==> flow/design.v <==
module synchronizer(
	input clk,
	input reset_n,
	input async,
	output logic sync
);
	logic d1;
	always_ff @(posedge clk) begin 
		if(~reset_n) begin
			 d1 <= 0;
			 sync <= 0;
		end else begin
			 d1 <= async;
			 sync <= d1;
		end
	end
endmodule
module ff #(parameter BIT_RESET = 1) (
	input clk,     
	input reset_n,   
	input D,
	input en_i,
	output logic Q
);
	always_ff @(posedge clk) begin : proc_
		if(~reset_n) begin
			Q <= BIT_RESET;
		end else if(en_i) begin
			Q <= D;
		end else Q <= Q;
	end
endmodule : ff
module parity (
    input  logic        parity_type_i,      
    input  logic [7:0]  data_i,
    input  logic [1:0]  data_bit_num_i,     
    output logic        parity_bit_o
);
    logic parity_calculated;
    always_comb begin
        case (data_bit_num_i)
            2'b00: parity_calculated = ^data_i[4:0];    
            2'b01: parity_calculated = ^data_i[5:0];    
            2'b10: parity_calculated = ^data_i[6:0];    
            2'b11: parity_calculated = ^data_i[7:0];    
            default: parity_calculated = ^data_i;       
        endcase
        parity_bit_o = (parity_type_i) ? parity_calculated : ~parity_calculated;
    end
endmodule : parity
module piso (
	input clk,     
	input reset_n,   
	input shift_en_i,
	input load_en_i,
	input load_d0_i,
	input [7:0] data_i,
	output logic tx_o
);	
	logic [7:0] data;
	wire  f1, f2, f3, f4, f5, f6, f7;
	assign data[7] = load_en_i ? data_i[7] : 1;
	assign data[6] = load_en_i ? data_i[6] : f7;
	assign data[5] = load_en_i ? data_i[5] : f6;
	assign data[4] = load_en_i ? data_i[4] : f5;
	assign data[3] = load_en_i ? data_i[3] : f4;
	assign data[2] = load_en_i ? data_i[2] : f3;
	assign data[1] = load_en_i ? data_i[1] : f2;
	assign data[0] = (load_d0_i) ? 0 : (load_en_i ? data_i[0] : f1);
	ff ff_1_inst (.clk(clk), .reset_n(reset_n), .en_i(shift_en_i), .D(data[0]), .Q(tx_o));
	ff ff_2_inst (.clk(clk), .reset_n(reset_n), .en_i(shift_en_i), .D(data[1]), .Q(f1));
	ff ff_3_inst (.clk(clk), .reset_n(reset_n), .en_i(shift_en_i), .D(data[2]), .Q(f2));
	ff ff_4_inst (.clk(clk), .reset_n(reset_n), .en_i(shift_en_i), .D(data[3]), .Q(f3));
	ff ff_5_inst (.clk(clk), .reset_n(reset_n), .en_i(shift_en_i), .D(data[4]), .Q(f4));
	ff ff_6_inst (.clk(clk), .reset_n(reset_n), .en_i(shift_en_i), .D(data[5]), .Q(f5));
	ff ff_7_inst (.clk(clk), .reset_n(reset_n), .en_i(shift_en_i), .D(data[6]), .Q(f6));
	ff ff_8_inst (.clk(clk), .reset_n(reset_n), .en_i(shift_en_i), .D(data[7]), .Q(f7));
endmodule 
module transmitter_controller (
	input clk,     
	input reset_n,   
	input tx_en_i,
	input start_tx_i,
	input trans_data_fi_i,
	input trans_stop_fi_i,
	input tick_d_i,
	input parity_en_i,
	input cts_ni,
	output logic trans_en_o,
	output logic tx_finish_o
);
	typedef enum logic [2:0] {
        IDLE,  
        CTS, 
        WAIT, 
        TRANS_START,  
        TRANS_DATA, 
        TRANS_PARITY,  
        TRANS_STOP, 
        FINISH 
    } state_t; 
	state_t current_state, next_state;
	always_ff @(posedge clk) begin 
		if(~reset_n) begin
				current_state <= IDLE;
		end else begin
				 current_state<= next_state;
			end
		end
	logic start_tx_d;
	always_ff @(posedge clk) begin 
		if(~reset_n) begin
			 start_tx_d<= 0;
		end else begin
			start_tx_d<= start_tx_i;
		end
	end
	assign negedge_start = start_tx_d & ~start_tx_i; 
	logic start_en_d, start_en_d1;
	always_ff @(posedge clk) begin : proc_
		if(~reset_n) begin
			start_en_d <= 0;
			start_en_d1 <= 0;
		end else begin
			start_en_d <= negedge_start;
			start_en_d1 <= start_en_d;
		end
	end
	always_comb begin
		case (current_state)
			IDLE:  next_state = (tx_en_i) ? CTS: IDLE;
			CTS: next_state = (~cts_ni) ? WAIT : (~tx_en_i) ? IDLE: CTS;
			WAIT: next_state = (cts_ni) ? CTS :  (~tx_en_i)? IDLE : (start_en_d1) ? TRANS_START : WAIT;
			TRANS_START: next_state =  (tick_d_i) ? TRANS_DATA: TRANS_START;
			TRANS_DATA: next_state = (trans_data_fi_i & parity_en_i) ? TRANS_PARITY : (trans_data_fi_i & ~parity_en_i) ? TRANS_STOP : TRANS_DATA;
			TRANS_PARITY: next_state = (tick_d_i) ? TRANS_STOP : TRANS_PARITY;
			TRANS_STOP: next_state = (trans_stop_fi_i) ? FINISH : TRANS_STOP;
			FINISH:	next_state = (tx_en_i & ~cts_ni & start_en_d1) ? TRANS_START : (tx_en_i & ~cts_ni) ? WAIT : (tx_en_i) ? CTS :  IDLE;
			default: next_state = IDLE; 
		endcase
	end
	always_comb begin
		trans_en_o = 1'b0;
		tx_finish_o = 1'b0;
		case (current_state)
			TRANS_START: begin
				trans_en_o = 1'b1;
			end
			TRANS_DATA: begin
				trans_en_o = 1'b1;
			end
			TRANS_PARITY: begin
				trans_en_o = 1'b1;
			end
			TRANS_STOP: begin
				trans_en_o = 1'b1;
			end
			FINISH:	tx_finish_o = 1'b1;
			default: begin
					trans_en_o = 1'b0;
		            tx_finish_o = 1'b0;
		    end
		endcase
	end
endmodule 	
module uart_transmitter(
    input clk,
    input reset_n,
    input start_tx_i,
    input tx_en_i,
    input parity_type_i,
    input parity_en_i,
    input [7:0] data_i,
    input tick_i,
    input stop_bit_num_i,
    input cts_ni,
    input [1:0] data_bit_num_i,
    output logic tx_o,
    output logic trans_fi_o
);
    logic [3:0] data_size;
    logic [3:0] cnt_data_trans;
    logic [1:0] stop_bit_size;
    logic [3:0] total_data;
    logic [7:0] data;
    wire trans_en;
    wire shift_en; 
    assign shift_en = trans_en ? tick_i : 1'b0;
    assign stop_bit_size = (stop_bit_num_i) ? 2: 1;
      always_comb begin
        case (data_bit_num_i)
            2'b00: begin
                data_size = 4'd5;
                data = {3'b111, data_i[4:0]};
            end
            2'b01: begin
                data_size = 4'd6;
                data = {2'b11, data_i[5:0]};
            end
            2'b10: begin
                data_size = 4'd7;
                data = {1'b1, data_i[6:0]};
            end
            2'b11: begin
                data_size = 4'd8;
                data = data_i;
            end
        endcase
        total_data = data_size + parity_en_i + stop_bit_size + 1;
    end
    logic [7:0] sampled_data;
    logic [3:0] total_data_sampled;
    logic [3:0] data_size_sampled;
    always_ff @(posedge clk) begin
        if(~reset_n) begin
            sampled_data <= 0;
            total_data_sampled <= 0;
            data_size_sampled <= 0;
        end else begin
            sampled_data <= data;
            total_data_sampled <= total_data;
            data_size_sampled <=  data_size;
        end
    end
    logic tick_d;
    always_ff @(posedge clk) begin
        if(~reset_n) begin
            tick_d <= 0;
        end else begin
            tick_d <= tick_i;
        end
    end
    always_ff @(posedge clk) begin 
            if(~reset_n) begin
                 cnt_data_trans <= 0;
            end else if(shift_en) begin
                 cnt_data_trans <=  cnt_data_trans + 1;
            end else if(~trans_en)  begin
                cnt_data_trans <= 0;
            end
        end 
    wire parity_bit_o;
    parity parity_inst
        (
            .parity_type_i (parity_type_i),
            .data_i        (sampled_data),
            .data_bit_num_i(data_bit_num_i),
            .parity_bit_o  (parity_bit_o)
        );
    wire trans_data_fi, trans_stop_fi;
    assign trans_data_fi = (cnt_data_trans == (1+ data_size_sampled));
    assign trans_stop_fi = (cnt_data_trans == total_data_sampled);
    wire load_d0;
    assign load_d0 = (~|cnt_data_trans) | (parity_en_i & ~parity_bit_o & trans_data_fi);
    wire load_en;
    assign load_en = cnt_data_trans == 1;
    logic load_d0_sampled;
    logic load_en_sampled;
    logic trans_data_fi_sampled;
    logic trans_stop_fi_sampled;
    always_ff @(posedge clk) begin
           if(~reset_n) begin
            load_d0_sampled <= 0;
            load_en_sampled <= 0;
            trans_data_fi_sampled <= 0;
            trans_stop_fi_sampled <= 0;
        end else begin
            load_d0_sampled <= load_d0;
            load_en_sampled <= load_en;
            trans_data_fi_sampled <=  trans_data_fi;
            trans_stop_fi_sampled <=  trans_stop_fi;
        end
    end
    transmitter_controller transmitter_controller_inst
        (
            .clk             (clk),
            .reset_n         (reset_n),
            .tx_en_i         (tx_en_i),
            .start_tx_i      (start_tx_i),
            .trans_data_fi_i (trans_data_fi_sampled),
            .trans_stop_fi_i (trans_stop_fi_sampled),
            .tick_d_i        (tick_d),
            .cts_ni         (cts_ni),
            .parity_en_i     (parity_en_i),
            .trans_en_o      (trans_en),
            .tx_finish_o     (trans_fi_o)
        );
    piso piso_inst
        (
            .clk        (clk),
            .reset_n    (reset_n),
            .shift_en_i (shift_en),
            .load_en_i  (load_en_sampled),
            .load_d0_i (load_d0_sampled),
            .data_i     (sampled_data),
            .tx_o       (tx_o)
        );
endmodule 
module transmitter_fifo #(parameter DEPTH = 16)(
	input clk,
	input reset_n,
	input [7:0] fifo_tx_i,
	input fifo_tx_push_i,
	input fifo_tx_pop_i,
	input fifo_tx_reset_i,
	output logic  [7:0] fifo_tx_o,
	output  fifo_tx_empty_o,
	output  fifo_tx_full_o
	);
   localparam PTR_WIDTH = $clog2(DEPTH);
   logic [7:0] mem [0:DEPTH-1];
   logic [PTR_WIDTH-1:0] rd_ptr, wr_ptr;
   logic [PTR_WIDTH:0]   count;
    assign  fifo_tx_empty_o = (count == 0);
    assign fifo_tx_full_o  = (count == DEPTH);
    assign fifo_tx_o = mem[rd_ptr];
     always_ff @(posedge clk) begin
        if (~reset_n ) begin
            rd_ptr <= 0;
            wr_ptr <= 0;
            count  <= 0;
        end else if(fifo_tx_reset_i)  begin 
             rd_ptr <= 0;
            wr_ptr <= 0;
            count  <= 0;
        end else begin
            if (fifo_tx_push_i & !fifo_tx_full_o) begin
                mem[wr_ptr] <= fifo_tx_i;
                wr_ptr <= wr_ptr + 1;
                count <= count + 1;
            end
            if (fifo_tx_pop_i & !fifo_tx_empty_o) begin
                rd_ptr <= rd_ptr + 1;
                count <= count - 1;
            end
        end
    end
endmodule
module uart_tx_top (
    input        clk,
    input        reset_n,
    input        fifo_en_i,              
    input        tx_en_i,
    input        parity_type_i,
    input        parity_en_i,
    input        tick_i,
    input fifo_tx_reset_i,
    input        stop_bit_num_i,
    input [1:0]  data_bit_num_i,
    input [7:0]  data_i,  
    input hf_en_i,
    input cts_ni,              
    input        write_data_i,  
    input start_tx_i,        
    output         tx_o,
    output         fifo_tx_empty_o,
    output         fifo_tx_full_o,
    output         trans_fi_o
);
    logic tx_busy;
    assign fifo_tx_pop = fifo_en_i & trans_fi_o & ~fifo_tx_empty_o;
    logic [7:0] fifo_data_out;
    logic       fifo_push;
    logic write_data_d1, write_data_d2;
    always_ff @(posedge clk) begin 
        if (~reset_n) begin
            write_data_d1 <= 0;
            write_data_d2 <= 0;
        end else begin
            write_data_d1 <= write_data_i;
            write_data_d2 <= write_data_d1;
        end
    end
    synchronizer inst_synchronizer (.clk(clk), .reset_n(reset_n), .async(cts_ni), .sync(cts_sync));
    logic tx_busy_pulse;
    assign negedge_write_data_en = ~write_data_d1 & write_data_d2;
    assign fifo_push = fifo_en_i & negedge_write_data_en;
    assign cts_n = hf_en_i ? cts_sync : 0;
    transmitter_fifo fifo_tx_inst (
        .clk(clk),
        .reset_n(reset_n),
        .fifo_tx_i(data_i),
        .fifo_tx_push_i(fifo_push),
        .fifo_tx_pop_i(fifo_tx_pop),
        .fifo_tx_reset_i(fifo_tx_reset_i), 
        .fifo_tx_o(fifo_data_out),
        .fifo_tx_empty_o(fifo_tx_empty_o),
        .fifo_tx_full_o(fifo_tx_full_o)
    );
    logic [7:0] tx_data_mux;
    logic       start_tx;
    always_comb begin
        if (fifo_en_i) begin
            tx_data_mux = fifo_data_out;
            start_tx = start_tx_i |  (~fifo_tx_empty_o & tx_busy_pulse);
        end else begin
            tx_data_mux = data_i;
            start_tx    = start_tx_i; 
        end
    end
    logic tx_busy_d;
    always_ff @(posedge clk) begin 
        if(~reset_n) begin
            tx_busy_d <= 0;
        end else begin
            tx_busy_d <= tx_busy;
        end
    end
    assign negedge_tx_busy = ~tx_busy & tx_busy_d;
        always_ff @(posedge clk) begin 
        if(~reset_n) begin
            tx_busy_pulse <= 0;
        end else if (negedge_tx_busy) begin
            tx_busy_pulse <= 1;
        end else begin
            tx_busy_pulse <= 0;
        end
    end
     always_ff @(posedge clk) begin
        if (~reset_n) begin
            tx_busy <= 1'b0;
        end else if (trans_fi_o) begin
            tx_busy <= 1'b0;
        end else if (start_tx & tx_en_i) begin
            tx_busy <= 1'b1;  
        end
    end
    uart_transmitter uart_tx_inst (
        .clk(clk),
        .reset_n(reset_n),
        .cts_ni(cts_n),
        .start_tx_i(start_tx),
        .tx_en_i(tx_en_i),
        .parity_type_i(parity_type_i),
        .parity_en_i(parity_en_i),
        .data_i(tx_data_mux),
        .tick_i(tick_i),
        .stop_bit_num_i(stop_bit_num_i),
        .data_bit_num_i(data_bit_num_i),
        .tx_o(tx_o),
        .trans_fi_o(trans_fi_o)
    );
endmodule
module shift_register(
		input clk,
		input reset_n,
		input shift_en_i,
		input data_i,
		output [7:0] data_o
	);
	logic [7:0] shift_regs;
	always_ff @(posedge clk) begin
		if(~reset_n) begin
			shift_regs <= 0;
		end else if(shift_en_i) begin
			 shift_regs <= {data_i, shift_regs[7:1]} ;
		end
	end
	assign data_o = shift_regs;
endmodule
module receiver_controller(
		input clk,
		input reset_n,
		input rx_en_i,
		input start_bit_detected_i,
		input clk_1x_i,
		input clk_2x_i,
		input receive_data_fi_i,
		input receive_total_fi_i,
		input parity_en_i,
		input rts_ni,
		output logic receive_en,
		output logic data_o_valid,
		output logic receive_data_en
	);
	typedef enum logic [2:0] {
        IDLE,  
        RTS, 
        SCAN,  
        WAIT_START,  
        RECEIVE_DATA, 
        RECEIVE_PARITY, 
        RECEIVE_STOP, 
        FINISH 
    } state_t; 
	state_t current_state, next_state;
	always_ff @(posedge clk) begin 
		if(~reset_n) begin
				current_state <= IDLE;
		end else begin
				 current_state<= next_state;
			end
		end
	always_comb begin
		case (current_state)
			IDLE:  next_state = (rx_en_i) ? RTS: IDLE;
			RTS: next_state = (~rts_ni) ? SCAN : (~rx_en_i) ? IDLE: RTS; 
			SCAN: next_state = (rts_ni) ? RTS : (~rx_en_i)? IDLE : (start_bit_detected_i) ? WAIT_START : SCAN;
			WAIT_START: next_state = (clk_1x_i) ? RECEIVE_DATA: WAIT_START;
			RECEIVE_DATA: next_state = (receive_data_fi_i & parity_en_i) ? RECEIVE_PARITY : (receive_data_fi_i & ~ parity_en_i) ? RECEIVE_STOP : RECEIVE_DATA;  
			RECEIVE_PARITY : next_state = (clk_2x_i) ? RECEIVE_STOP : RECEIVE_PARITY;
			RECEIVE_STOP: next_state = (receive_total_fi_i) ? FINISH: RECEIVE_STOP;
			FINISH: next_state =  (rx_en_i & ~rts_ni & start_bit_detected_i) ? WAIT_START : (rx_en_i & ~rts_ni) ? SCAN : (rx_en_i) ? RTS : IDLE;
		endcase
	end
	always_comb begin
		receive_data_en = 1'b0;
		receive_en = 1'b0;
		data_o_valid = 1'b0;
		case (current_state)
			RECEIVE_DATA: begin
				receive_data_en = 1'b1;
				receive_en = 1'b1;
			end
			RECEIVE_PARITY: begin
				receive_en = 1'b1;
			end
			RECEIVE_STOP: begin
				receive_en = 1'b1;
			end
			FINISH:	data_o_valid = 1'b1;
			default: begin
					receive_data_en = 1'b0;
                    receive_en = 1'b0;
                    data_o_valid = 1'b0;
			end
		endcase
	end
endmodule
module uart_receiver(
		input clk,
		input reset_n,
		input rx_en_i,
		input tick_i,
	    input parity_type_i,
	    input parity_en_i,
    	input tx_i,
   		input stop_bit_num_i,
    	input [1:0] data_bit_num_i,
    	output logic [7:0] data_o,
    	input rts_ni,
    	output logic data_o_valid,
    	output logic parity_err_o,
    	output logic stop_bit_err_o
    	);
		logic [3:0] clk_div;
	wire tx_sync;
	synchronizer sync(
		.clk(clk),
		.reset_n(reset_n),
		.async(tx_i),
		.sync(tx_sync)
		);
	logic d1;
	always_ff @(posedge clk) begin 
		if(~reset_n) begin
			d1 <= 0;
		end else begin
			d1 <= tx_sync;
		end
	end
  	logic [3:0] data_size;
    logic [1:0] stop_bit_size;
    logic [3:0] total_data_size;
	logic [3:0] data_size_sampled;
	logic [3:0] total_data_size_sampled;
    logic [7:0] data;
    wire [7:0] data_receive;
    wire receive_en;
    	wire receive_data_en;
	assign clk_1x = clk_div == 4'b1111 & tick_i;
	assign clk_2x = clk_div == 4'b1110 & tick_i;
	assign data_receive_en = clk_1x  & receive_en;
	assign shift_receive_en = clk_1x & receive_data_en;
	logic [3:0] count_data;
	assign receive_data_fi = count_data == data_size_sampled;
    assign receive_total_fi_i = count_data == total_data_size_sampled;
	assign start_bit_detected = (d1 & ~tx_sync);
	assign stop_bit_size = (stop_bit_num_i) ? 2 : 1;
	assign parity_check = count_data == data_size_sampled & data_receive_en;
	logic parity_check_sampled;
	logic parity_bit_sampled;
	assign parity_bit = (parity_check_sampled) ? tx_sync : 0; 
	wire expected_parity_bit = (^data) ^ parity_type_i;
	assign parity_err = (parity_en_i && parity_check_sampled) ?
						(parity_bit_sampled != expected_parity_bit) : 1'b0;
  	assign stop_bit_1_check = (count_data == data_size_sampled + parity_en_i) && data_receive_en; 
  	assign stop_bit_2_check = (count_data == data_size_sampled + parity_en_i + 1) && data_receive_en;
	logic stop_bit_1_check_sampled;
	logic stop_bit_2_check_sampled;
  	assign stop_bit_err = (stop_bit_1_check_sampled & (tx_sync != 1'b1)) |
                      (stop_bit_num_i & stop_bit_2_check_sampled & (tx_sync != 1'b1));
always_ff @(posedge clk) begin
		if(~reset_n) begin
			data_o <= 0;
		end else if(receive_total_fi_i) begin
				data_o <= data;
			end
		end
      always_comb begin
        case (data_bit_num_i)
            2'b00: begin
                data_size = 4'd5;
                data = {3'b000, data_receive[7:3]};
            end
            2'b01: begin
                data_size = 4'd6;
                data = {2'b00, data_receive[7:2]};
            end
            2'b10: begin
                data_size = 4'd7;
                data = {1'b0, data_receive[7:1]};
            end
            2'b11: begin
                data_size = 4'd8;
                data = data_receive;
            end
        endcase
        total_data_size = data_size + parity_en_i + stop_bit_size;
    end
	always_ff @(posedge clk) begin
		if(~reset_n) begin
			 parity_err_o <= 0;
			 data_size_sampled <= 0;
			 total_data_size_sampled <= 0;
			 parity_check_sampled <= 0;
			 parity_bit_sampled <= 0;
			 stop_bit_1_check_sampled <= 0;
			 stop_bit_2_check_sampled <= 0;
			 stop_bit_err_o <= 0;
		end else begin
			 parity_err_o <= parity_err;
			 data_size_sampled <= data_size;
			 total_data_size_sampled <= total_data_size;
			 parity_check_sampled <= parity_check;
			 parity_bit_sampled <= parity_bit;
			 stop_bit_1_check_sampled <= stop_bit_1_check;
			 stop_bit_2_check_sampled <= stop_bit_2_check;
			 stop_bit_err_o <= stop_bit_err;
		end
	end
	always_ff @(posedge clk) begin
		if(~reset_n) begin
			 count_data <= 0;
		end else if(data_receive_en) begin
			 count_data <= count_data + 1;
		end else if(receive_total_fi_i) begin
				count_data <= 0;
			end
	end
	always_ff @(posedge clk) begin 
		if(~reset_n) begin
			clk_div <= 0;
		end else if(tick_i) begin
			clk_div <= clk_div + 1;
		end
	end
		shift_register shift_register_inst
		(
			.clk        (clk),
			.reset_n    (reset_n),
			.shift_en_i (shift_receive_en),
			.data_i     (tx_sync),
			.data_o     (data_receive)
		);
	receiver_controller receiver_controller_inst
		(
			.clk                  (clk),
			.reset_n              (reset_n),
			.rx_en_i              (rx_en_i),
			.rts_ni              (rts_ni),
			.start_bit_detected_i (start_bit_detected),
			.clk_1x_i             (clk_1x),
			.clk_2x_i             (clk_2x),
			.receive_data_fi_i    (receive_data_fi),
			.receive_total_fi_i   (receive_total_fi_i),
			.parity_en_i          (parity_en_i),
			.receive_data_en      (receive_data_en),
			.data_o_valid         (data_o_valid),
			.receive_en (receive_en)
		);
endmodule
module receiver_fifo #(
    parameter DEPTH = 16
)(
    input            clk,
    input             reset_n,
    input   [7:0] fifo_rx_i,
    input               fifo_rx_push_i,
    input               fifo_rx_pop_i,
    input               fifo_rx_reset_i,
    input   [1:0]       fifo_rx_trig_level_i,
    output logic [7:0] fifo_rx_o,
    output              fifo_rx_empty_o,
    output              fifo_rx_full_o,
    output fifo_rx_triggered_o
    );
    localparam PTR_WIDTH = $clog2(DEPTH);
    logic [7:0] mem [0:DEPTH-1];
    logic [PTR_WIDTH-1:0] rd_ptr, wr_ptr;
    logic [PTR_WIDTH:0]   count;
    logic [PTR_WIDTH:0] trig_level;
    always_comb begin
        case (fifo_rx_trig_level_i)
            2'd0: trig_level = 1;
            2'd1: trig_level = 4;
            2'd2: trig_level = 8;
            default: trig_level = 14;
        endcase
    end
    assign fifo_rx_triggered_o = (count >= trig_level);
    assign fifo_rx_empty_o = (count == 0);
    assign fifo_rx_full_o  = (count == DEPTH);
    assign fifo_rx_o = mem[rd_ptr];
    always_ff @(posedge clk) begin
        if (~reset_n) begin
            rd_ptr <= 0;
            wr_ptr <= 0;
            count  <= 0;
        end else if(fifo_rx_reset_i) begin
            rd_ptr <= 0;
            wr_ptr <= 0;
            count  <= 0;
        end else begin
            if (fifo_rx_push_i & !fifo_rx_full_o) begin
                mem[wr_ptr] <= fifo_rx_i;
                wr_ptr <= wr_ptr + 1;
                count <= count + 1;
            end
            if (fifo_rx_pop_i & !fifo_rx_empty_o) begin
                rd_ptr <= rd_ptr + 1;
                count <= count - 1;
            end
        end
    end
endmodule
module uart_rx_top (
    input        clk,
    input        reset_n,
    input        rx_en_i,
    input        tick_i,
    input        parity_type_i,
    input        parity_en_i,
    input        tx_i,
    input fifo_rx_reset_i,
    input        stop_bit_num_i,
    input [1:0]  data_bit_num_i,
    input        fifo_en_i,    
    input  force_rts_i,                
    input        fifo_rx_pop_i,
    input [1:0]  fifo_rx_trig_level_i,
    input        hf_en_i,
    input rdr_empty_i,
    output logic [7:0]  data_o,
    output logic        data_o_valid,
    output logic        parity_err_o,
    output logic        stop_bit_err_o,
    output logic        fifo_rx_empty_o,
    output fifo_rx_overrun,
    output logic rts_no
);
    logic [7:0] receiver_data;
    logic       receiver_data_valid;
    wire fifo_rx_full_o;
    wire trigger_fifo_lt_14;
    assign trigger_fifo_lt_14 = ~(fifo_rx_trig_level_i[0] & fifo_rx_trig_level_i[1]);
    uart_receiver uart_rx_inst (
        .clk(clk),
        .reset_n(reset_n),
        .rx_en_i(rx_en_i),
        .tick_i(tick_i),
        .parity_type_i(parity_type_i),
        .parity_en_i(parity_en_i),
        .tx_i(tx_i),
        .rts_ni        (rts_no),
        .stop_bit_num_i(stop_bit_num_i),
        .data_bit_num_i(data_bit_num_i),
        .data_o(receiver_data),
        .data_o_valid(receiver_data_valid),
        .parity_err_o(parity_err_o),
        .stop_bit_err_o(stop_bit_err_o)
    );
    wire fifo_rx_triggered;
    logic [7:0] fifo_out;
    logic       fifo_push;
    always_ff @(posedge clk) begin
        if(~reset_n) begin
            rts_no <= 0;
        end else if(hf_en_i) begin
           if(force_rts_i) begin
            rts_no <= 0;
            end else if( (~fifo_en_i & ~rdr_empty_i) | (fifo_en_i &(trigger_fifo_lt_14 & fifo_rx_triggered) | (~trigger_fifo_lt_14 & fifo_rx_triggered))) begin 
                rts_no <= 1;
            end else if(  (~fifo_en_i & rdr_empty_i) | (fifo_en_i & (trigger_fifo_lt_14 & rts_no & fifo_rx_empty_o) | (~trigger_fifo_lt_14 & ~fifo_rx_triggered))) begin
                rts_no <= 0;
            end
         end
    end
    assign fifo_push = fifo_en_i && receiver_data_valid;
    receiver_fifo fifo_rx_inst (
        .clk(clk),
        .reset_n(reset_n),
        .fifo_rx_i(receiver_data),
        .fifo_rx_push_i(fifo_push),
        .fifo_rx_pop_i(fifo_rx_pop_i),
        .fifo_rx_reset_i(fifo_rx_reset_i),  
        .fifo_rx_o(fifo_out),
        .fifo_rx_empty_o(fifo_rx_empty_o),
        .fifo_rx_trig_level_i(fifo_rx_trig_level_i),
        .fifo_rx_full_o(fifo_rx_full_o),
        .fifo_rx_triggered_o (fifo_rx_triggered)
           );
    logic fifo_rx_pop_d;
    always_ff @(posedge clk) begin 
        if(~reset_n) begin
            fifo_rx_pop_d <= 0;
        end else begin
            fifo_rx_pop_d <= fifo_rx_pop_i;
        end
    end
    wire negedge_rx_pop= ~fifo_rx_pop_i & fifo_rx_pop_d;
    assign fifo_rx_overrun = fifo_en_i & fifo_rx_full_o & receiver_data_valid;
    logic [7:0] msg;
    logic data_valid;
    always_comb begin
        if (fifo_en_i) begin
            msg       = fifo_out;
            data_valid = (fifo_rx_empty_o & receiver_data_valid) | (~fifo_rx_empty_o & negedge_rx_pop );
        end else begin
            msg       = receiver_data;
            data_valid = receiver_data_valid;
        end
    end
    logic data_valid_d;
    always_ff @(posedge clk) begin : proc_
        if(~reset_n) begin
            data_o_valid <= 0;
            data_valid_d <= 0;      
        end else  begin
            data_valid_d <= data_valid;
             data_o_valid <= data_valid_d;
        end
    end
    always_ff @(posedge clk) begin
        if(~reset_n) begin
            data_o <= 0;
        end else if(data_valid_d) begin
            data_o <= msg;
        end
    end
endmodule
module baud_generator #(
    parameter SYSTEM_FREQUENCY = 50_000_000,
    parameter SAMPLING_RATE = 16
) (
    input clk,
    input reset_n,
    input [2:0] baud_sl_i,
    output logic tick_tx,
    output logic tick_rx
);
    logic [31:0] BIT_PERIOD_TX, BIT_PERIOD_RX;
    logic [31:0] counter_tx, counter_rx;
    logic [2:0] baud_sl_prev;
    logic baud_changed;
    logic [31:0] BIT_PERIOD_TX_SEL, BIT_PERIOD_RX_SEL;
    always_comb begin
        case (baud_sl_i)
            3'd0: begin BIT_PERIOD_TX_SEL = SYSTEM_FREQUENCY / 4800;   BIT_PERIOD_RX_SEL = SYSTEM_FREQUENCY / (16 *4800);   end
            3'd1: begin BIT_PERIOD_TX_SEL = SYSTEM_FREQUENCY / 9600;   BIT_PERIOD_RX_SEL = SYSTEM_FREQUENCY / (16 *9600);   end
            3'd2: begin BIT_PERIOD_TX_SEL = SYSTEM_FREQUENCY / 14400;  BIT_PERIOD_RX_SEL = SYSTEM_FREQUENCY / (16 *14400);  end
            3'd3: begin BIT_PERIOD_TX_SEL = SYSTEM_FREQUENCY / 19200;  BIT_PERIOD_RX_SEL = SYSTEM_FREQUENCY / (16 *19200);  end
            3'd4: begin BIT_PERIOD_TX_SEL = SYSTEM_FREQUENCY / 38400;  BIT_PERIOD_RX_SEL = SYSTEM_FREQUENCY / (16 *38400);  end
            3'd5: begin BIT_PERIOD_TX_SEL = SYSTEM_FREQUENCY / 57600;  BIT_PERIOD_RX_SEL = SYSTEM_FREQUENCY / (16 *57600);  end
            3'd6: begin BIT_PERIOD_TX_SEL = SYSTEM_FREQUENCY / 115200; BIT_PERIOD_RX_SEL = SYSTEM_FREQUENCY / (16 *115200); end
            default: begin BIT_PERIOD_TX_SEL = SYSTEM_FREQUENCY / 230400; BIT_PERIOD_RX_SEL = SYSTEM_FREQUENCY / (16 *230400); end
        endcase
    end
    always_ff @(posedge clk) begin
        if (!reset_n) begin
            baud_sl_prev <= 0;
            baud_changed <= 0;
        end else begin
            baud_changed <= (baud_sl_i != baud_sl_prev);
            baud_sl_prev <= baud_sl_i;
        end
    end
    always_ff @(posedge clk) begin : proc_
        if(~reset_n) begin
            BIT_PERIOD_TX <= SYSTEM_FREQUENCY / 115200;
            BIT_PERIOD_RX <= SYSTEM_FREQUENCY / (16 *115200);
        end else if(baud_changed) begin
            BIT_PERIOD_TX <= BIT_PERIOD_TX_SEL;
            BIT_PERIOD_RX <= BIT_PERIOD_RX_SEL;
        end
    end
    always_ff @(posedge clk) begin
        if (~reset_n ) begin
            counter_tx <= 0;
            tick_tx <= 0;
        end else if(baud_changed) begin
         counter_tx <= 0;
            tick_tx <= 0;
        end else begin
            if (counter_tx == BIT_PERIOD_TX - 1) begin
                counter_tx <= 0;
                tick_tx <= 1;
            end else begin
                counter_tx <= counter_tx + 1;
                tick_tx <= 0;
            end
        end
    end
    always_ff @(posedge clk) begin
        if (!reset_n || baud_changed) begin
            counter_rx <= 0;
            tick_rx <= 0;
        end else begin
            if (counter_rx == BIT_PERIOD_RX - 1) begin
                counter_rx <= 0;
                tick_rx <= 1;
            end else begin
                counter_rx <= counter_rx + 1;
                tick_rx <= 0;
            end
        end
    end
endmodule
module apb_controller(
	input clk,
	input reset_n,
	input psel_i,
	input penable_i,
	input addr_err_i,
	output logic pready_o,
	output logic act_en_o,
	output logic pslverr_o
);
assign pslverr_o = addr_err_i & pready_o;
	typedef enum logic [1:0] {
    IDLE   = 2'b00,
    SETUP  = 2'b01,
    WAIT_ = 2'b10,
    ACCESS = 2'b11
  } state_e;
  state_e current_state, next_state;
  always_ff @(posedge clk) begin
    if (~reset_n) begin
      current_state <= IDLE;
    end else begin
      current_state <= next_state;
    end
  end
   always_comb begin
    next_state = IDLE;
    case (current_state)
      IDLE: begin
        if (psel_i & !penable_i) begin
          next_state = SETUP;
        end
      end
      SETUP: begin
      	if(~psel_i) next_state = IDLE;
      	else if(penable_i) next_state = WAIT_;
      	else next_state = SETUP;
      end
      WAIT_: begin
      	next_state = ACCESS;
      end
      ACCESS: begin
      	next_state = IDLE;
      end
      default: next_state = IDLE;
    endcase
  end
 always_comb begin
 	pready_o = 1'b0;
 	act_en_o = 1'b0;
    case (current_state)
      IDLE: begin
      end
      SETUP: begin
      end
      WAIT_: begin
      	act_en_o = 1'b1;
      end
      ACCESS: begin
      	pready_o = 1'b1;
      end
    endcase
  end
endmodule 
module register_file (
	input        clk,            
	input        reset_n,
	input [11:0] addr_i,
	input        wr_rd_i,
	input        en_i,
	input [31:0] pwdata_i,
	input [3:0]  byte_strobe_i,
	output logic [31:0] prdata_o,
	output logic [31:0] tdr_o,
	input [31:0] rdr_i,
	output logic [31:0] lcr_o,
	output logic [31:0] ocr_o,
	input [31:0] lsr_i,
	output logic [31:0] fcr_o,
	output logic [31:0] ier_o,
	input [31:0] iir_i,
  output logic [31:0] hcr_o,
	output logic        addr_err_o
);
    localparam logic [11:0] ADDR_TDR = 12'h000;
    localparam logic [11:0] ADDR_RDR = 12'h004;
    localparam logic [11:0] ADDR_LCR = 12'h008;
    localparam logic [11:0] ADDR_OCR = 12'h00C;
    localparam logic [11:0] ADDR_LSR = 12'h010;
    localparam logic [11:0] ADDR_FCR = 12'h014;
    localparam logic [11:0] ADDR_IER = 12'h018;
    localparam logic [11:0] ADDR_IIR = 12'h01C;
    localparam logic [11:0] ADDR_HCR = 12'h020;
  wire start_tx_pulse;
  assign start_tx_pulse = ocr_o[1];
  always_ff @(posedge clk) begin
    if (~reset_n) begin
      tdr_o       <= 32'b0;
      lcr_o       <= 32'b0;
      ocr_o       <= 32'b0;
      fcr_o       <= 32'b0;
      ier_o       <= 32'b0;
      hcr_o <=    32'b0;
      prdata_o    <= 32'b0;
      addr_err_o  <= 1'b0;
    end else begin
      addr_err_o <= 1'b0;
      if (start_tx_pulse) begin
        ocr_o[1] <= 1'b0; 
      end
      if (en_i & wr_rd_i) begin   
        unique case (addr_i)
          ADDR_TDR: begin
            if (byte_strobe_i[0]) tdr_o[7:0]    <= pwdata_i[7:0];
            if (byte_strobe_i[1]) tdr_o[15:8]   <= pwdata_i[15:8];
            if (byte_strobe_i[2]) tdr_o[23:16]  <= pwdata_i[23:16];
            if (byte_strobe_i[3]) tdr_o[31:24]  <= pwdata_i[31:24];
          end
        ADDR_LCR: begin
          if (byte_strobe_i[0]) lcr_o[7:0]    <= pwdata_i[7:0];
          if (byte_strobe_i[1]) lcr_o[15:8]   <= pwdata_i[15:8];
          if (byte_strobe_i[2]) lcr_o[23:16]  <= pwdata_i[23:16];
          if (byte_strobe_i[3]) lcr_o[31:24]  <= pwdata_i[31:24];
        end
        ADDR_OCR: begin
          if (byte_strobe_i[0]) ocr_o[7:0]    <= pwdata_i[7:0];
          if (byte_strobe_i[1]) ocr_o[15:8]   <= pwdata_i[15:8];
          if (byte_strobe_i[2]) ocr_o[23:16]  <= pwdata_i[23:16];
          if (byte_strobe_i[3]) ocr_o[31:24]  <= pwdata_i[31:24];
        end
        ADDR_FCR: begin
          if (byte_strobe_i[0]) fcr_o[7:0]    <= pwdata_i[7:0];
          if (byte_strobe_i[1]) fcr_o[15:8]   <= pwdata_i[15:8];
          if (byte_strobe_i[2]) fcr_o[23:16]  <= pwdata_i[23:16];
          if (byte_strobe_i[3]) fcr_o[31:24]  <= pwdata_i[31:24];
        end
        ADDR_IER: begin
          if (byte_strobe_i[0]) ier_o[7:0]    <= pwdata_i[7:0];
          if (byte_strobe_i[1]) ier_o[15:8]   <= pwdata_i[15:8];
          if (byte_strobe_i[2]) ier_o[23:16]  <= pwdata_i[23:16];
          if (byte_strobe_i[3]) ier_o[31:24]  <= pwdata_i[31:24];
        end
      ADDR_HCR: begin
        if (byte_strobe_i[0]) hcr_o[7:0]    <= pwdata_i[7:0];
        if (byte_strobe_i[1]) hcr_o[15:8]   <= pwdata_i[15:8];
        if (byte_strobe_i[2]) hcr_o[23:16]  <= pwdata_i[23:16];
        if (byte_strobe_i[3]) hcr_o[31:24]  <= pwdata_i[31:24];
      end
      default: addr_err_o <= 1'b1;
    endcase
    end else if (en_i & !wr_rd_i) begin   
        unique case (addr_i)
          ADDR_TDR: prdata_o <= tdr_o;
          ADDR_RDR: prdata_o <= rdr_i;
          ADDR_LCR: prdata_o <= lcr_o;
          ADDR_OCR: prdata_o <= ocr_o;
          ADDR_LSR: prdata_o <= lsr_i;
          ADDR_FCR: prdata_o <= fcr_o;
          ADDR_IER: prdata_o <= ier_o;
          ADDR_IIR: prdata_o <= iir_i;
          ADDR_HCR: prdata_o <= hcr_o;
          default: begin
            prdata_o   <= 32'b0;
            addr_err_o <= 1'b1;
          end
        endcase
      end
    end
  end
endmodule
module apb_slave (
	input clk,    
	input preset_n,  
	input psel,
	input penable,
	input pwrite,
	input[11:0] paddr,
	input[3:0] pstrb,
	input[31:0] pwdata,
	output pready,
	output pslverr,
	output[31:0] prdata,
	output [31:0] tdr,
	input  [31:0] rdr,
	output logic [31:0] lcr,
	output logic [31:0] ocr,
	input [31:0] lsr,
	output logic [31:0] fcr,
	output logic [31:0] ier,
	input [31:0] iir,
	output logic [31:0] hcr
);
	logic addr_err;
	logic register_access_en;
	apb_controller apb_controller_inst
		(
			.clk        (clk),
			.reset_n    (preset_n),
			.psel_i     (psel),
			.penable_i  (penable),
			.addr_err_i (addr_err),
			.pready_o   (pready),
			.act_en_o   (register_access_en),
			.pslverr_o  (pslverr)
		);
	register_file register_file_inst
		(
			.clk           (clk),
			.reset_n       (preset_n),
			.addr_i        (paddr),
			.wr_rd_i       (pwrite),
			.en_i          (register_access_en),
			.pwdata_i      (pwdata),
			.byte_strobe_i (pstrb),
			.prdata_o      (prdata),
			.tdr_o         (tdr),
			.rdr_i         (rdr),
			.lcr_o         (lcr),
			.ocr_o         (ocr),
			.lsr_i         (lsr),
			.fcr_o         (fcr),
			.ier_o         (ier),
			.iir_i         (iir),
	.hcr_o        (hcr),
			.addr_err_o    (addr_err)
		);
endmodule 
module apb_uart #(
    parameter SYSTEM_FREQUENCY = 50_000_000,
    parameter SAMPLING_RATE = 16
)(
    input pclk,  
    input preset_n,  
    input psel,
    input penable,
    input pwrite,
    input[11:0] paddr,
    input[3:0] pstrb,
    input[31:0] pwdata,
    output pready,
    output pslverr,
    output[31:0] prdata,
    output irq,
    output logic baud_o,
    output logic tick_rx, 
    input cts_n,
    input rx,
    output tx,
    output rts_n
);
    localparam logic [11:0] ADDR_TDR = 12'h000;
    localparam logic [11:0] ADDR_RDR = 12'h004;
    localparam logic [11:0] ADDR_LCR = 12'h008;
    localparam logic [11:0] ADDR_OCR = 12'h00C;
    localparam logic [11:0] ADDR_LSR = 12'h010;
    localparam logic [11:0] ADDR_FCR = 12'h014;
    localparam logic [11:0] ADDR_IER = 12'h018;
    localparam logic [11:0] ADDR_IIR = 12'h01C;
    localparam logic [11:0] ADDR_HCR = 12'h020;
    logic [31:0] tdr;
    logic [31:0] rdr;
    logic [31:0] lcr;
    logic [31:0] ocr;
    logic [31:0] lsr;
    logic [31:0] fcr;
    logic [31:0] ier;
    logic [31:0] iir;
    logic [31:0] hcr;
    logic [31:0] pwdata_d;
    logic psel_d;
    logic penable_d;
    logic pwrite_d;
    logic [11:0] paddr_d;
    logic [3:0] pstrb_d;
    always_ff @(posedge pclk or negedge preset_n) begin
        if(~preset_n) begin
             pwdata_d<= 0;
             psel_d <= 0;
             penable_d <= 0;
             pwrite_d <= 0;
             paddr_d <= 0;
             pstrb_d <= 0;
        end else begin
            pwdata_d <= pwdata;
            psel_d <= psel;
            penable_d <= penable;
            pwrite_d <= pwrite;
            paddr_d <= paddr;
            pstrb_d <= pstrb;
        end
    end
    apb_slave apb_slave_inst
        (
            .clk      (pclk),
            .preset_n (preset_n),
            .psel     (psel_d),
            .penable  (penable_d),
            .pwrite   (pwrite_d),
            .paddr    (paddr_d),
            .pstrb    (pstrb_d),
            .pwdata   (pwdata_d),
            .pready   (pready),
            .pslverr  (pslverr),
            .prdata   (prdata),
            .tdr      (tdr),
            .rdr      (rdr),
            .lcr      (lcr),
            .ocr      (ocr),
            .lsr      (lsr),
            .fcr      (fcr),
            .ier      (ier),
            .iir      (iir),
            .hcr     (hcr)
        );
    assign cpu_read_rdr = pready & !pwrite & paddr == ADDR_RDR;
    assign cpu_write_tdr = pready & pwrite & paddr == ADDR_TDR;
    assign cpu_read_lsr = pready & !pwrite & paddr == ADDR_LSR;
    assign cpu_read_iir = pready & !pwrite & paddr == ADDR_IIR;
    logic tdr_empty;
    wire data_o_valid;
    wire fifo_rx_empty;
    wire fifo_rx_overrun;
    wire parity_err;
    wire stop_bit_err;
    logic rdr_empty;
    wire [7:0] data_received;
    wire fifo_tx_empty;
    wire fifo_tx_full;
    wire lsr0_set;
    assign lsr1_set = (~fcr[0] & ~rdr_empty) | (fcr[0] & ~fifo_rx_empty);
    assign lsr2_set = parity_err;
    assign lsr3_set = stop_bit_err;
    assign lsr4_set = (~fcr[0] & tdr_empty) | (fcr[0] & fifo_tx_empty);
    assign lsr5_set = (fcr[0] & parity_err & stop_bit_err);
    assign lsr6_set = (~fcr[0] & ~rdr_empty & data_o_valid) | fifo_rx_overrun;
    logic [31:0] prdata_prev;
    always_ff @(posedge pclk or negedge preset_n) begin 
        if(~preset_n) begin
            prdata_prev <= 0;
        end else begin
            prdata_prev <= prdata;
        end
    end
    assign lsr0_reset = cpu_read_lsr & ~prdata_prev[0] & prdata[0];
    assign lsr1_reset = (~fcr[0] & rdr_empty) | (fcr[0] & fifo_rx_empty);
    assign lsr2_reset = cpu_read_lsr & ~prdata_prev[2] & prdata[2];
    assign lsr3_reset = cpu_read_lsr & ~prdata_prev[3] & prdata[3];
    assign lsr4_reset = (~fcr[0] & ~tdr_empty) | (fcr[0] & ~fifo_tx_empty);
    assign lsr5_reset = cpu_read_lsr & ~prdata_prev[5] & prdata[5];
    assign lsr6_reset = cpu_read_lsr & ~prdata_prev[6] & prdata[6];
    logic cpu_write_tdr_d;
    always_ff @(posedge pclk or negedge preset_n) begin
        if (~preset_n) cpu_write_tdr_d <= 0;
        else cpu_write_tdr_d <= cpu_write_tdr;
    end  
    always_ff @(posedge pclk or negedge preset_n) begin 
        if(~preset_n) begin
             tdr_empty<= 1;
        end else if(cpu_write_tdr_d) begin
             tdr_empty <= 0;
        end else if((~fcr[0] &~tdr_empty & ocr[1] ) | (fcr[0] & ocr[1] & fifo_tx_empty)) begin
            tdr_empty <= 1;
        end
    end
    assign fifo_rx_pop_ready = cpu_read_rdr & ~fifo_rx_empty;
    logic fifo_rx_pop;
    always_ff @(posedge pclk or negedge preset_n) begin
        if(~preset_n) begin
            fifo_rx_pop <= 0;
        end else begin
            fifo_rx_pop <= fifo_rx_pop_ready;
        end
    end
    assign tick_tx = baud_o;
    baud_generator #(
        .SYSTEM_FREQUENCY(SYSTEM_FREQUENCY),
        .SAMPLING_RATE(SAMPLING_RATE)
    ) baud_gen_inst (
        .clk(pclk),
        .reset_n(preset_n),
        .baud_sl_i(lcr[7:5]),
        .tick_tx(baud_o),
        .tick_rx(tick_rx)
    );
    uart_tx_top uart_tx_top_inst
        (
            .clk             (pclk),
            .reset_n         (preset_n),
            .fifo_en_i       (fcr[0]),
            .tx_en_i         (ocr[0]),
            .parity_type_i   (lcr[4]),
            .parity_en_i     (lcr[3]),
            .tick_i          (tick_tx),
            .stop_bit_num_i  (lcr[2]),
            .cts_ni           (cts_n),
            .hf_en_i         (hcr[0]),
            .data_bit_num_i  (lcr[1:0]),
            .fifo_tx_reset_i(fcr[2]),
            .data_i          (tdr[7:0]),
            .write_data_i    (cpu_write_tdr_d), 
            .start_tx_i  (ocr[1]), 
            .tx_o            (tx),
            .fifo_tx_empty_o (fifo_tx_empty),
            .fifo_tx_full_o  (fifo_tx_full),
            .trans_fi_o       (lsr0_set)
        );
    uart_rx_top uart_rx_top_inst
        (
            .clk                  (pclk),
            .reset_n              (preset_n),
            .rx_en_i              (ocr[2]),
            .tick_i               (tick_rx),
            .parity_type_i        (lcr[4]),
            .parity_en_i          (lcr[3]),
            .tx_i                 (rx),
            .stop_bit_num_i       (lcr[2]),
            .data_bit_num_i       (lcr[1:0]),
            .fifo_en_i              (fcr[0]),
            .fifo_rx_reset_i     (fcr[1]),
            .fifo_rx_trig_level_i(fcr[4:3]),
            .hf_en_i             (hcr[0]),
            .force_rts_i          (hcr[1]),
            .fifo_rx_pop_i        (fifo_rx_pop),
            .data_o               (data_received),
            .data_o_valid         (data_o_valid),
            .parity_err_o         (parity_err),
            .stop_bit_err_o       (stop_bit_err),
            .fifo_rx_empty_o      (fifo_rx_empty),
            .fifo_rx_overrun     (fifo_rx_overrun),
            .rts_no              (rts_n),
            .rdr_empty_i      (rdr_empty)
        );
    always_ff @(posedge pclk or negedge preset_n) begin 
        if(~preset_n) begin
            lsr[31:0] <= 0;
        end else begin
            if(lsr0_set) begin
                lsr[0] <= 1;
            end 
            if(lsr0_reset) begin
                lsr[0] <= 0;
            end
            if(lsr1_set) begin
                lsr[1] <= 1;
            end 
            if(lsr1_reset) begin
                lsr[1] <= 0;
            end
            if(lsr2_set) begin
                lsr[2] <= 1;
            end 
            if(lsr2_reset) begin
                lsr[2] <= 0;
            end
            if(lsr3_set) begin
                lsr[3] <= 1;
            end 
            if(lsr3_reset) begin
                lsr[3] <= 0;
            end
            if(lsr4_set) begin
                lsr[4] <= 1;
            end 
            if(lsr4_reset) begin
                lsr[4] <= 0;
            end
            if(lsr5_set) begin
                lsr[5] <= 1;
            end 
            if(lsr5_reset) begin
                lsr[5] <= 0;
            end
            if(lsr6_set) begin
                lsr[6] <= 1;
            end 
            if(lsr6_reset) begin
                lsr[6] <= 0;
            end
        end
    end
    always_ff @(posedge pclk or negedge preset_n) begin 
        if(~preset_n) begin
            rdr <= 0;
            rdr_empty <= 1;
        end else if(data_o_valid) begin
            rdr <= {24'b0, data_received};
            rdr_empty <= 1'b0;
        end else if(cpu_read_rdr) begin
            rdr_empty <= 1'b1;
        end
    end
    wire lsr_stt = (lsr[2] | lsr[3]  | lsr[5] | lsr[6]);
       always_ff @(posedge pclk or negedge preset_n) begin 
        if(~preset_n) begin
            iir <= 32'h00000001; 
        end else begin
            if(cpu_read_iir) begin
                iir[2:0] <=  3'b001; 
            end else begin
                if(ier[2] & lsr_stt) begin
                    iir[2:0] <=  3'b110; 
                end else if(ier[0] & ~rdr_empty) begin
                    iir[2:0] <=  3'b100; 
                end else if(ier[1] & tdr_empty & ocr[1]) begin
                    iir[2:0] <=  3'b010; 
                end 
            end
        end
    end
    assign irq = ~iir[0];
endmodule
* Reports on apb_uart
What the tools print for apb_uart, step after step.
Lines are those of the file above, counted from 1.
Operators: Yosys type, input widths -> output width; for muxes data width and select width s.
Library cell names are shortened.
The mark - stands for no value.
- Top :: apb_uart
- Clock :: pclk
- Library :: sky130hd
- Library corner :: tt_025C_1v80

* After elaboration
Yosys after proc, flatten, opt, wreduce and memory -nomap, before mapping. Print and check cells are not counted.
Yosys's memory passes give these memory sizes; they may raise the number of words (mostly to a power of two), join words into wider ones and drop unused or constant bits.
- Bits in registers :: 565
- RAM bits :: 256
- Clocked read ports x word width :: 16
- Memory cells :: 2
- Output and inout bits :: 39
- Cells after elaboration :: 528
- $add $sub $neg :: 24
- Order comparisons :: 1
- Equal/unequal tests :: 55
- Multiplexer cells :: 124
- Bitwise logic cells :: 126
- Reduce/logical cells :: 85
** Memory list
- uart_rx_top_inst.fifo_rx_inst.mem :: depth 16, bits a word 8, rd ports 1, wr ports 1, RTL line 699 : logic [7:0] mem [0:DEPTH-1];
- uart_tx_top_inst.fifo_tx_inst.mem :: depth 16, bits a word 8, rd ports 1, wr ports 1, RTL line 311 : logic [7:0] mem [0:DEPTH-1];
** Operators by type and width (count)
- $pmux 32 s9 :: 1
- $pmux 14 s7 :: 1
- $and 1x1->1 :: 83
- $eq 12x5->1 const B :: 6
- $reduce_and 3->1 :: 24
- $pmux 10 s7 :: 1
- $add 32x1->32 const B :: 2
- $sub 32x1->32 const B :: 2
- $eq 32x32->1 :: 2
- $pmux 8 s4 :: 2
- $mux 8 :: 8
- $mux 1 :: 60
- $mux 4 :: 14
- $mux 3 :: 18
- $pmux 3 s8 :: 2
- $eq 3x3->1 const B :: 11
- $add 4x1->4 const B :: 8
- $not 1->1 :: 25
- $eq 12x3->1 const B :: 2
- $eq 12x4->1 const B :: 2
- $logic_not 12->1 :: 2
- $reduce_bool 2->1 :: 12
- $mux 5 :: 4
- $eq 3x2->1 const B :: 6
- $or 1x1->1 :: 17
- $eq 4x4->1 :: 4
- $reduce_xor 8->1 :: 2
- $pmux 4 s4 :: 1
Not listed: further kinds 44, cells in them 93.

* Logic depth
Longest topological path by Yosys (ltp), each cell counted once; first at word level (registers and memories cut), then after technology mapping (sequential cells cut; the memories' decode and read muxes count).
- Word-level depth :: 10
- ABC_AREA :: 1
- Depth in mapped cells :: 15
- Gate-level depth less buffers :: 15

* After synthesis
Yosys stat after the flow's synthesis: flattened, memories mapped to cells. It holds for the ABC_AREA given above (unset counts as 0); a run with the other value may have another netlist.
- Cell count :: 3835
- Cell area after synthesis :: 33980.1 um2
- Mapped flip-flops :: 810
** Cell types (count)
- dfxtp_1 :: 476
- edfxtp_1 :: 256
- nor2_1 :: 552
- o21ai_0 :: 408
- dfrtp_1 :: 75
- nand2_1 :: 489
- inv_1 :: 438
- a21oi_1 :: 253
- nand3_1 :: 141
- xor2_1 :: 76
- ha_1 :: 44
- o22ai_1 :: 76
- clkbuf_1 :: 113
- o221ai_1 :: 47
- xnor2_1 :: 40
- nor3_1 :: 53
- nand4_1 :: 42
- o211ai_1 :: 29
Other cell types: 38; their cells: 227.

* Timing after synthesis
Source: OpenSTA report_checks on the synthesized netlist (no wires, ideal clock, input and output delay 20% of the period each), path of least setup slack; recovery checks are left aside. Register names are those of the netlist, which keeps one name where synthesis merged equal registers.
- Path kind :: in2reg
- From :: input preset_n
- To :: memory uart_tx_top_inst.fifo_tx_inst.mem[11][0]
- Period :: 20.0 ns
- Input delay :: 4.000 ns
- Time at the first pin :: 4.000 ns
- Arrival time :: 5.357 ns
- Path slack :: 14.259 ns
- Path delay :: 1.740 ns
- Driving pins on the path :: 5
- Buffers on the path :: 1
- Synthesis period reached :: 5.741 ns
"path delay" is the arrival time less input delay plus setup time.
"driving pins on the path" counts driving pins, that of a launching flip-flop among them; a cell with two outputs on the path counts twice.
"synthesis period reached" is the clock period less the worst setup slack; recovery checks do not enter. This is arithmetic on one report: input and output delays are still those of the set period (20% each).
The rows between start and end are the longest chain of elaborated cells between them; the timing report does not say that the signal goes this way. Where chains are equally long, one stands for them.
Each line given opens the expression or statement behind the cell; cells for indexed reads and writes are added by Yosys, which also makes memories of some case tables.
The path ends at the enable pin of a flip-flop; only ways to that pin are counted.
- Cell sequence :: clkbuf_1 -> clkinv_1 -> nor2_1 -> inv_1 -> nor3_1
- Length of the longest elaborated chain :: 1
- Elaborated cells between the ends (all ways) :: 2
- RTL lines with such cells :: 1
- Classes of those cells :: 2 x mux
** RTL lines, path post-synthesis
- start, declared :: RTL line 1161 : input preset_n,
- $mux 4 :: RTL line 318 : if (~reset_n ) begin
- end, declared :: RTL line 311 : logic [7:0] mem [0:DEPTH-1];

* Worst path after layout
From the final timing report of flow run 1: the path of least setup slack in the routed layout; clock arrival at registers is part of the times.
- Path kind :: reg2reg
- From :: register apb_slave_inst.apb_controller_inst.current_state
- To :: register apb_slave_inst.register_file_inst.tdr_o[26]
- Period :: 3.7 ns
- Time at the first pin :: 0.69 ns
- Arrival time :: 3.27 ns
- Path slack :: 1.04 ns
- Driving pins on the path :: 9
- Buffers on the path :: 0
An end named without its bit number is one bit of that signal or, where synthesis recoded a state register, one of its new flip-flops.
The rows between start and end are the longest chain of elaborated cells between them; the timing report does not say that the signal goes this way. Where chains are equally long, one stands for them.
- Cell sequence :: dfxtp_1 -> inv_1 -> nand2_1 -> nor2_4 -> nand2_1 -> nor2_2 -> inv_1 -> nor2_1 -> nor2_1
- Length of the longest elaborated chain :: 5
- Elaborated cells between the ends (all ways) :: 8
- Classes of those cells :: 3 x eq/ne; 1 x mux; 1 x logic; 3 x reduce/logical
** RTL lines, path after layout
- start, declared :: RTL line 946 : state_e current_state, next_state;
- start, assigned :: RTL line 949 : current_state <= IDLE;
- start, assigned :: RTL line 951 : current_state <= next_state;
- $eq 2x2->1 :: RTL line 979 : case (current_state)
- $reduce_or 3->1
- $pmux 1 s2 :: RTL line 979
- $and 1x1->1 :: RTL line 1039 : if (en_i & wr_rd_i) begin
- $reduce_and 3->1
- end, assigned :: RTL line 1026 : tdr_o       <= 32'b0;
- end, assigned :: RTL line 1045 : if (byte_strobe_i[3]) tdr_o[31:24]  <= pwdata_i[31:24];
- end, declared :: RTL line 1002 : output logic [31:0] tdr_o,

Top module apb_uart; platform sky130hd; tools Yosys and OpenROAD; 3 stored runs in no particular order. Input and output delays are each 20% of the period that was set; the output load is 0.01 pF.
"clock period achieved" means the clock period less the worst setup slack. The figure is calculated, with input and output delays left at 20% of the set period.
"allowed time less slack (worst setup path)": the worst setup path's part of the clock period (all of it between registers, 20% less for each end at a port) less its slack. A launch clock that arrives late makes it longer, a capture clock that arrives late makes it shorter.
"total power of the final layout" is the tool's figure for a default switching activity; nothing was simulated.

** Flow run 1
- Settings :: ABC_AREA=1; CAP_MARGIN=15; CELL_PAD_IN_SITES_DETAIL_PLACEMENT=1; CELL_PAD_IN_SITES_GLOBAL_PLACEMENT=3; CORE_MARGIN=7; CORE_UTILIZATION=21; CTS_CLUSTER_DIAMETER=196; CTS_CLUSTER_SIZE=61; GPL_ROUTABILITY_DRIVEN=0; GPL_TIMING_DRIVEN=0; HOLD_SLACK_MARGIN=-0.02; MIN_ROUTING_LAYER=met2; SETUP_SLACK_MARGIN=0.98; SLEW_MARGIN=30; period_ns=3.7
- Chip area after synthesis (Yosys) :: 33980.1 um2
- Full die area :: 173268.0 um2
- Standard-cell area after routing :: 39075.0 um2
- Post-layout utilization :: 0.243
- Worst setup slack after layout :: 1.035 ns
- Final setup TNS :: 0.000 ns
- Total power of the final layout :: 0.013651 W
- Clock period achieved :: 2.665 ns
- Allowed time less slack (worst setup path) :: 2.66 ns
- Worst setup path kind :: reg2reg

** Flow run 2
- Settings :: CELL_PAD_IN_SITES_DETAIL_PLACEMENT=1; CELL_PAD_IN_SITES_GLOBAL_PLACEMENT=3; CORE_MARGIN=7; CORE_UTILIZATION=64; CTS_CLUSTER_SIZE=18; GPL_ROUTABILITY_DRIVEN=0; MIN_ROUTING_LAYER=met2; SETUP_SLACK_MARGIN=5.0; SLEW_MARGIN=25; period_ns=20.0; CAP_MARGIN=20
- Outcome :: no results, placement failed with GPL-0301

** Flow run 3
- Settings :: ABC_AREA=1; CELL_PAD_IN_SITES_DETAIL_PLACEMENT=1; CELL_PAD_IN_SITES_GLOBAL_PLACEMENT=3; CORE_MARGIN=7; CORE_UTILIZATION=45; CTS_CLUSTER_DIAMETER=196; CTS_CLUSTER_SIZE=38; GPL_ROUTABILITY_DRIVEN=0; GPL_TIMING_DRIVEN=0; HOLD_SLACK_MARGIN=-0.02; MIN_ROUTING_LAYER=met2; PLACE_DENSITY_LB_ADDON=0.05; SETUP_SLACK_MARGIN=0.98; SLEW_MARGIN=10; period_ns=3.7; CAP_MARGIN=20
- Outcome :: no results, placement failed with FLW-0024
